==> flow/design.v <==
module maze(clk, reset, start_i, row_i, action_o, coord_o);
    input clk,reset, start_i;
    input [15:0] row_i;
    output reg [1:0] action_o;
    output reg [5:0] coord_o;
    reg [1:0] map [64-1:0];
    reg [1:0] direction [64-1:0];
    (* fsm_encoding = "none" *) reg [1:0] state;
    reg [5:0] cnt;
    reg [5:0] START, END;
    reg [7:0] i;
    always @(posedge clk or posedge reset) begin
        if(reset) begin
            state <= 2'd0;
            action_o <= 2'b00;
        end
        else begin
            case (state)
                2'd0: begin
                   state <= start_i ? 2'd1 : 2'd0;
                   action_o <= start_i ? 2'b01 : 2'b00;
                   cnt <= 1'b0;
                   coord_o <= 6'b0; 
                end
                2'd1: begin
                    if(cnt!=8) begin
                        for(i = 0; i != 8; i = i + 1) begin
                            map[cnt + (i << 3)] <= row_i >> (14 - (i << 1)); 
                        end
                    end
                    else begin
                        START <= ((row_i[15:12]) << 3) + (row_i[11:8]);
                        END <= ((row_i[7:4]) << 3) + (row_i[3:0]);
                        state <= 2'd2;
                        action_o <= 2'b10;
                    end
                    cnt <= cnt + 1;
                end
                2'd2: begin
                    for (i = 0; i != 64; i = i + 1) begin
                        if(map[i] == 2'b11) begin
                            if(i < 56) begin
                                if(map[i+8] == 2'b00) begin
                                    map[i+8] <= 2'b11;
                                    direction[i+8] <= 2'b10;
                                end
                                if(map[i+8] == 2'b10) begin
                                    direction[i+8] <= 2'b10;
                                    state <= 2'd3;
                                    action_o <= 2'b11;
                                    coord_o  <= START;
                                end
                            end
                            if(i > 7) begin
                                if(map[i-8] == 2'b00) begin
                                    map[i-8] <= 2'b11;
                                    direction[i-8] <= 2'b11;
                                end
                                if(map[i-8] == 2'b10) begin
                                    direction[i-8] <= 2'b11;
                                    state <= 2'd3;
                                    action_o <= 2'b11;
                                    coord_o  <= START;
                                end
                            end
                            if(i[2:0] != 0) begin
                                if(map[i-1] == 2'b00) begin
                                    map[i-1] <= 2'b11;
                                    direction[i-1] <= 2'b01;
                                end
                                if(map[i-1] == 2'b10) begin
                                    direction[i-1] <= 2'b01;
                                    state <= 2'd3;
                                    action_o <= 2'b11;
                                    coord_o  <= START;
                                end
                            end
                            if(i[2:0] != 7) begin
                                if(map[i+1] == 2'b00) begin
                                    map[i+1] <= 2'b11;
                                    direction[i+1] <= 2'b00;
                                end
                                if(map[i+1] == 2'b10) begin
                                    direction[i+1] <= 2'b00;
                                    state <= 2'd3;
                                    action_o <= 2'b11;
                                    coord_o  <= START;
                                end
                            end
                            map[i] <= 2'b01;
                        end
                    end
                end
                2'd3: begin
                    if(coord_o != END) begin
                        if(direction[coord_o] == 2'b00) begin
                            coord_o <= coord_o - 1;
                        end
                        else if(direction[coord_o] == 2'b01) begin
                            coord_o <= coord_o + 1;
                        end
                        else if(direction[coord_o] == 2'b10) begin
                            coord_o <= coord_o - 8;
                        end
                        else if(direction[coord_o] == 2'b11) begin
                            coord_o <= coord_o + 8;
                        end
                    end
                    else begin
                        action_o <= 2'b00;
                        state <= 2'd0;
                    end
                end
                default: begin
                end
            endcase
        end
    end
endmodule
# Reports on maze
# Each step is given for the RTL above and for the edited RTL.
# Lines under "orig" count in the file above, lines under "edited" in the edited file.
# "diff": "edited" minus "orig" as printed here. "change_rel_pct": 100 x difference / "orig".
# Library cell names are shortened.
# Not given: n/a
# setup
top	maze
clk_port	clk
library	sky130hd
lib_corner	tt_025C_1v80

# Diff
# The edit as a unified diff against the file above.
# The edit is scripted: it alters the design's behaviour and was not made to optimise anything.
# begin of diff
@@ -26,5 +26,5 @@
                     if(cnt!=8) begin
                         for(i = 0; i != 8; i = i + 1) begin
-                            map[cnt + (i << 3)] <= row_i >> (14 - (i << 1)); 
+                            map[cnt - (i << 3)] <= row_i >> (14 - (i << 1)); 
                         end
                     end
# end of diff

# Word level
# Yosys after proc, flatten, opt, wreduce and memory -nomap, before mapping. Print and check cells are not counted. Equal cells are merged and count once.
# word_totals
element	orig	edited	diff	change_rel_pct
inputBits	19	19	0	0.00
out_inout_bits	8	8	0	0.00
wordCells	3785	3785	0	0.00
regBits	284	284	0	0.00
# classes
element	orig	edited	diff	change_rel_pct
reduce_logical	148	148	0	0.00
addsub	14	14	0	0.00
n_logic	2	2	0	0.00
n_mux	2715	2715	0	0.00
n_eq	772	772	0	0.00
# ops
cell	orig	edited	diff	change_rel_pct
6-bit adder (second input constant)	4	0	-4	-100.00
6-bit subtractor (second input constant)	0	4	4	n/a
6-bit by 5-bit adder with 6-bit output (second input constant)	2	0	-2	-100.00
6-bit by 5-bit subtractor with 6-bit output (second input constant)	0	2	2	n/a
6-bit by 4-bit adder with 6-bit output (second input constant)	2	1	-1	-50.00
6-bit by 4-bit subtractor with 6-bit output (second input constant)	1	2	1	100.00
2-bit two-way mux	2352	2352	0	0.00
6-bit two-way mux	293	293	0	0.00
6-bit == test (second input constant)	288	288	0	0.00
6-bit by 5-bit == test with 1-bit output (second input constant)	144	144	0	0.00
2-bit == test (second input constant)	132	132	0	0.00
6-bit by 4-bit == test with 1-bit output (second input constant)	72	72	0	0.00
2-bit logical NOT	66	66	0	0.00
4-bit AND reduction	65	65	0	0.00
9-bit inequality test (second input constant)	64	64	0	0.00
2-bit parallel mux with 2-bit select	64	64	0	0.00
6-bit by 3-bit == test with 1-bit output (second input constant)	36	36	0	0.00
6-bit by 2-bit == test with 1-bit output (second input constant)	18	18	0	0.00
6-bit by 1-bit == test with 1-bit output (second input constant)	9	9	0	0.00
6-bit logical NOT	9	9	0	0.00
2-bit inequality test (second input constant)	4	4	0	0.00
6-bit by 1-bit adder with 6-bit output (second input constant)	2	2	0	0.00
6-bit by 4-bit adder with 6-bit output	2	2	0	0.00
2-bit by 1-bit == test with 1-bit output (second input constant)	2	2	0	0.00
1-bit inverter	2	2	0	0.00
2-bit parallel mux with 4-bit select	2	2	0	0.00
2-bit AND reduction	2	2	0	0.00
3-bit AND reduction	2	2	0	0.00
# Not every row of either side is listed.

# Depth
# Longest topological path by Yosys (ltp), each cell counted once; first at word level (registers and memories cut), then after technology mapping (sequential cells cut; the memories' decode and read muxes count).
# depth
element	orig	edited	diff	change_rel_pct
word_depth	290	290	0	0.00
abc_area	0	0	n/a	n/a
depth_mapped	14	15	1	7.14

# Mapped cells and area
# Source: synth_stat.txt of the flow (Yosys; design flattened, memories mapped). It holds for the ABC_AREA given above (unset counts as 0); a run with the other value may have another netlist.
# synth_totals
element	orig	edited	diff	change_rel_pct
mapped_cells	3735	3739	4	0.11
seqArea_mm2	0.0085082	0.0085082	0.0000000	0.00
area_mm2	0.0279756	0.0285624	0.0005868	2.10
ff_cells	284	284	0	0.00
# types
cell	orig	edited	diff	change_rel_pct
nor2_1	625	688	63	10.08
a21oi_1	487	436	-51	-10.47
a22oi_1	92	50	-42	-45.65
clkbuf_1	304	269	-35	-11.51
nand3_1	96	67	-29	-30.21
nor3_4	0	28	28	n/a
nor3_1	68	95	27	39.71
a211oi_1	230	256	26	11.30
nand2_1	308	284	-24	-7.79
a221oi_1	51	32	-19	-37.25
o22ai_1	33	18	-15	-45.45
buf_2	27	42	15	55.56
mux2i_1	172	158	-14	-8.14
a2bb2oi_1	1	15	14	1400.00
inv_1	87	74	-13	-14.94
a211o_1	31	18	-13	-41.94
nor2b_1	40	29	-11	-27.50
a221o_1	13	24	11	84.62
# Not every row of either side is listed.

# Path before layout
# OpenSTA on the mapped netlist: ideal clock, no wires. The path of least setup slack (recovery checks aside). Input and output delay are each 20% of the period. Register names are those of the netlist, which keeps one name where synthesis merged equal registers.
# synth_timing
element	orig	edited	diff	change_rel_pct
path_type	reg2reg	reg2reg	n/a	n/a
start	reg cnt[3]	reg cnt[3]	n/a	n/a
end	reg map[47][0]	reg map[34][0]	n/a	n/a
tclk_ns	3.7	3.7	0.0	0.00
launch_ns	0.000	0.000	0.000	n/a
arrival_ns	3.123	3.281	0.158	5.06
required_time_ns	3.512	3.554	0.042	1.20
path_slack_ns	0.389	0.273	-0.116	n/a
delay_ns	3.311	3.427	0.116	3.50
stages	14	16	2	14.29
n_path_buf	5	5	0	0.00
period_less_setup_slack_ns	3.311	3.427	0.116	3.50
# "delay_ns" is the arrival time less input delay plus setup time.
# "stages": output pins that drive a net of the path, with the launching flip-flop's if there is one; two outputs of one cell count as two.
# "period_less_setup_slack_ns" is the clock period less the worst setup slack; recovery checks do not enter. This is arithmetic on one report: input and output delays are still those of the set period (20% each).
# The rows between start and end are the longest chain of elaborated cells between them; the timing report does not say that the signal goes this way. Where chains are equally long, one stands for them.
# Each line given opens the expression or statement behind the cell; cells for indexed reads and writes are added by Yosys, which also makes memories of some case tables.
# A register here has more assigning lines than the two given.
# Where a signal picks the word or bit written, the line may be left out of the assigning lines.
# orig: Ways into the end's enable are left out, as the timed path ends at the data pin.
# synth_between_orig
cell_sequence	edfxtp_1 > buf_2 > inv_1 > ha_1 > clkbuf_1 > buf_2 > buf_2 > nand2_1 > clkbuf_1 > nor2_1 > a21oi_1 > a211oi_1 > a221oi_1 > o41ai_1
elab_chain_len	11
# synth_lines_orig
element	line_no	rtl
start, declared	9	reg [5:0] cnt;
start, assigned	22	cnt <= 1'b0;
start, assigned	37	cnt <= cnt + 1;
6-bit by 4-bit adder with 6-bit output	28	map[cnt + (i << 3)] <= row_i >> (14 - (i << 1));
6-bit == test	28
2-bit two-way mux (7 in a row)	28
2-bit two-way mux	26	if(cnt!=8) begin
2-bit parallel mux with 2-bit select	18	case (state)
end, assigned	44	map[i+8] <= 2'b11;
end, assigned	56	map[i-8] <= 2'b11;
end, declared	6	reg [1:0] map [64-1:0];
# edited: Ways into the end's enable are left out, as the timed path ends at the data pin.
# synth_between_edited
cell_sequence	edfxtp_1 > buf_4 > buf_6 > inv_1 > ha_1 > buf_4 > buf_2 > buf_2 > nand3_1 > mux2i_1 > a211oi_1 > a21oi_1 > a211oi_1 > a21oi_1 > a211o_1 > a21oi_1
elab_chain_len	11
# synth_lines_edited
element	line_no	rtl
start, declared	9	reg [5:0] cnt;
start, assigned	22	cnt <= 1'b0;
start, assigned	37	cnt <= cnt + 1;
6-bit by 4-bit subtractor with 6-bit output	28	map[cnt - (i << 3)] <= row_i >> (14 - (i << 1));
6-bit == test	28
2-bit two-way mux (7 in a row)	28
2-bit two-way mux	26	if(cnt!=8) begin
2-bit parallel mux with 2-bit select	18	case (state)
end, assigned	44	map[i+8] <= 2'b11;
end, assigned	56	map[i-8] <= 2'b11;
end, declared	6	reg [1:0] map [64-1:0];

# Timing after layout
# From the final timing report of each run of set A: the path of least setup slack in the routed layout; clock arrival at registers is part of the times.
# layout_timing
element	orig	edited	diff	change_rel_pct
path_type	reg2reg	reg2reg	n/a	n/a
start	reg coord_o[5]	reg map[1][0]	n/a	n/a
end	reg coord_o[3]	reg coord_o[3]	n/a	n/a
path_slack_ns	0.13	0.09	-0.04	n/a
stages	11	11	0	0.00
required_time_ns	4.03	4.02	-0.01	-0.25
launch_ns	0.58	0.56	-0.02	-3.45
tclk_ns	3.7	3.7	0.0	0.00
n_path_buf	1	1	0	0.00
arrival_ns	3.90	3.93	0.03	0.77
# The rows between start and end are the longest chain of elaborated cells between them; the timing report does not say that the signal goes this way. Where chains are equally long, one stands for them.
# A register here has more assigning lines than the two given.
# Where a signal picks the word or bit written, the line may be left out of the assigning lines.
# orig: Ways into the end's enable are left out, as the timed path ends at the data pin.
# layout_between_orig
cell_sequence	edfxtp_1 > buf_4 > mux2i_1 > o22ai_1 > a32o_1 > a21o_1 > nor3_1 > a41o_1 > mux2i_1 > nand3_1 > a32o_1
elab_chain_len	26
# layout_lines_orig
element	line_no	rtl
start, declared	5	output reg [5:0] coord_o;
start, assigned	97	coord_o <= coord_o - 1;
start, assigned	100	coord_o <= coord_o + 1;
6-bit == test	96	if(direction[coord_o] == 2'b00) begin
2-bit parallel mux with 64-bit select	96
2-bit two-way mux	95	if(coord_o != END) begin
2-bit two-way mux	18	case (state)
2-bit logical NOT	96
2-bit two-way mux	96
2-bit two-way mux	95
[12 not listed]	n/a
2-bit == test	105	else if(direction[coord_o] == 2'b11) begin
6-bit two-way mux	105
6-bit two-way mux	102	else if(direction[coord_o] == 2'b10) begin
6-bit two-way mux	99	else if(direction[coord_o] == 2'b01) begin
6-bit two-way mux	96
6-bit two-way mux	95
6-bit parallel mux with 3-bit select	18
end, assigned	97
end, assigned	100
end, declared	5
# layout_between_edited
cell_sequence	edfxtp_1 > nand2b_1 > a21oi_1 > a2111oi_1 > nand3_1 > nor4_1 > nand4b_1 > buf_4 > mux2_2 > a32oi_1 > o21ai_1
elab_chain_len	289
# layout_lines_edited
element	line_no	rtl
start, declared	6	reg [1:0] map [64-1:0];
start, assigned	56	map[i-8] <= 2'b11;
start, assigned	68	map[i-1] <= 2'b11;
2-bit == test	83	if(map[i+1] == 2'b10) begin
6-bit two-way mux	83
6-bit two-way mux	41	if(map[i] == 2'b11) begin
6-bit two-way mux	47	if(map[i+8] == 2'b10) begin
6-bit two-way mux	71	if(map[i-1] == 2'b10) begin
6-bit two-way mux	83
6-bit two-way mux	41
[275 not listed]	n/a
6-bit two-way mux	71
6-bit two-way mux	83
6-bit two-way mux	41
6-bit two-way mux	59	if(map[i-8] == 2'b10) begin
6-bit two-way mux	71
6-bit two-way mux	41
6-bit parallel mux with 3-bit select	18	case (state)
end, assigned	97	coord_o <= coord_o - 1;
end, assigned	100	coord_o <= coord_o + 1;
end, declared	5	output reg [5:0] coord_o;

# Layout results
# Runs of the flow (Yosys, OpenROAD) on both versions; the two runs of a pair have the same settings. The constraints put input and output delay at 20% of the set period each and load the outputs with 0.01 pF.
# settings_set_A
period_ns	3.7
CAP_MARGIN	20
CORE_MARGIN	2
CORE_UTILIZATION	40
SLEW_MARGIN	20
# results_set_A
element	orig	edited	diff	change_rel_pct
design_die_area_mm2	0.0720708	0.0735603	0.0014895	2.07
timing.achieved_period_ns	3.567	3.611	0.044	1.23
fin_ws_ns	0.133	0.089	-0.044	n/a
total_power_uw	25683	26676	993	3.87
yosys.chip_area_mm2	0.0279756	0.0285624	0.0005868	2.10
stdcell_area_mm2	0.0315027	0.0318018	0.0002991	0.95
total_negative_slack_ns	0.000	0.000	0.000	n/a
# settings_set_B
ABC_AREA	1
CORE_UTILIZATION	39
GPL_TIMING_DRIVEN	0
PLACE_DENSITY	0.66
SETUP_SLACK_MARGIN	0.38
period_ns	4.97
CAP_MARGIN	20
CORE_MARGIN	2
SLEW_MARGIN	20
# results_set_B
element	orig	edited	diff	change_rel_pct
design_die_area_mm2	0.0738617	0.075526	0.0016643	2.25
timing.achieved_period_ns	4.789	4.922	0.133	2.78
fin_ws_ns	0.181	0.048	-0.133	n/a
total_power_uw	20106	20586	480	2.39
yosys.chip_area_mm2	0.0279643	0.0286037	0.0006394	2.29
stdcell_area_mm2	0.0306932	0.0312813	0.0005881	1.92
total_negative_slack_ns	0.000	0.000	0.000	n/a
fin_hold_ws_ns	0.566	0.571	0.005	n/a
# "timing.achieved_period_ns" means the clock period less the worst setup slack. The figure is calculated, with input and output delays left at 20% of the set period.
# "total_power_uw": no workload was simulated; the value follows from the tool's default switching activity.
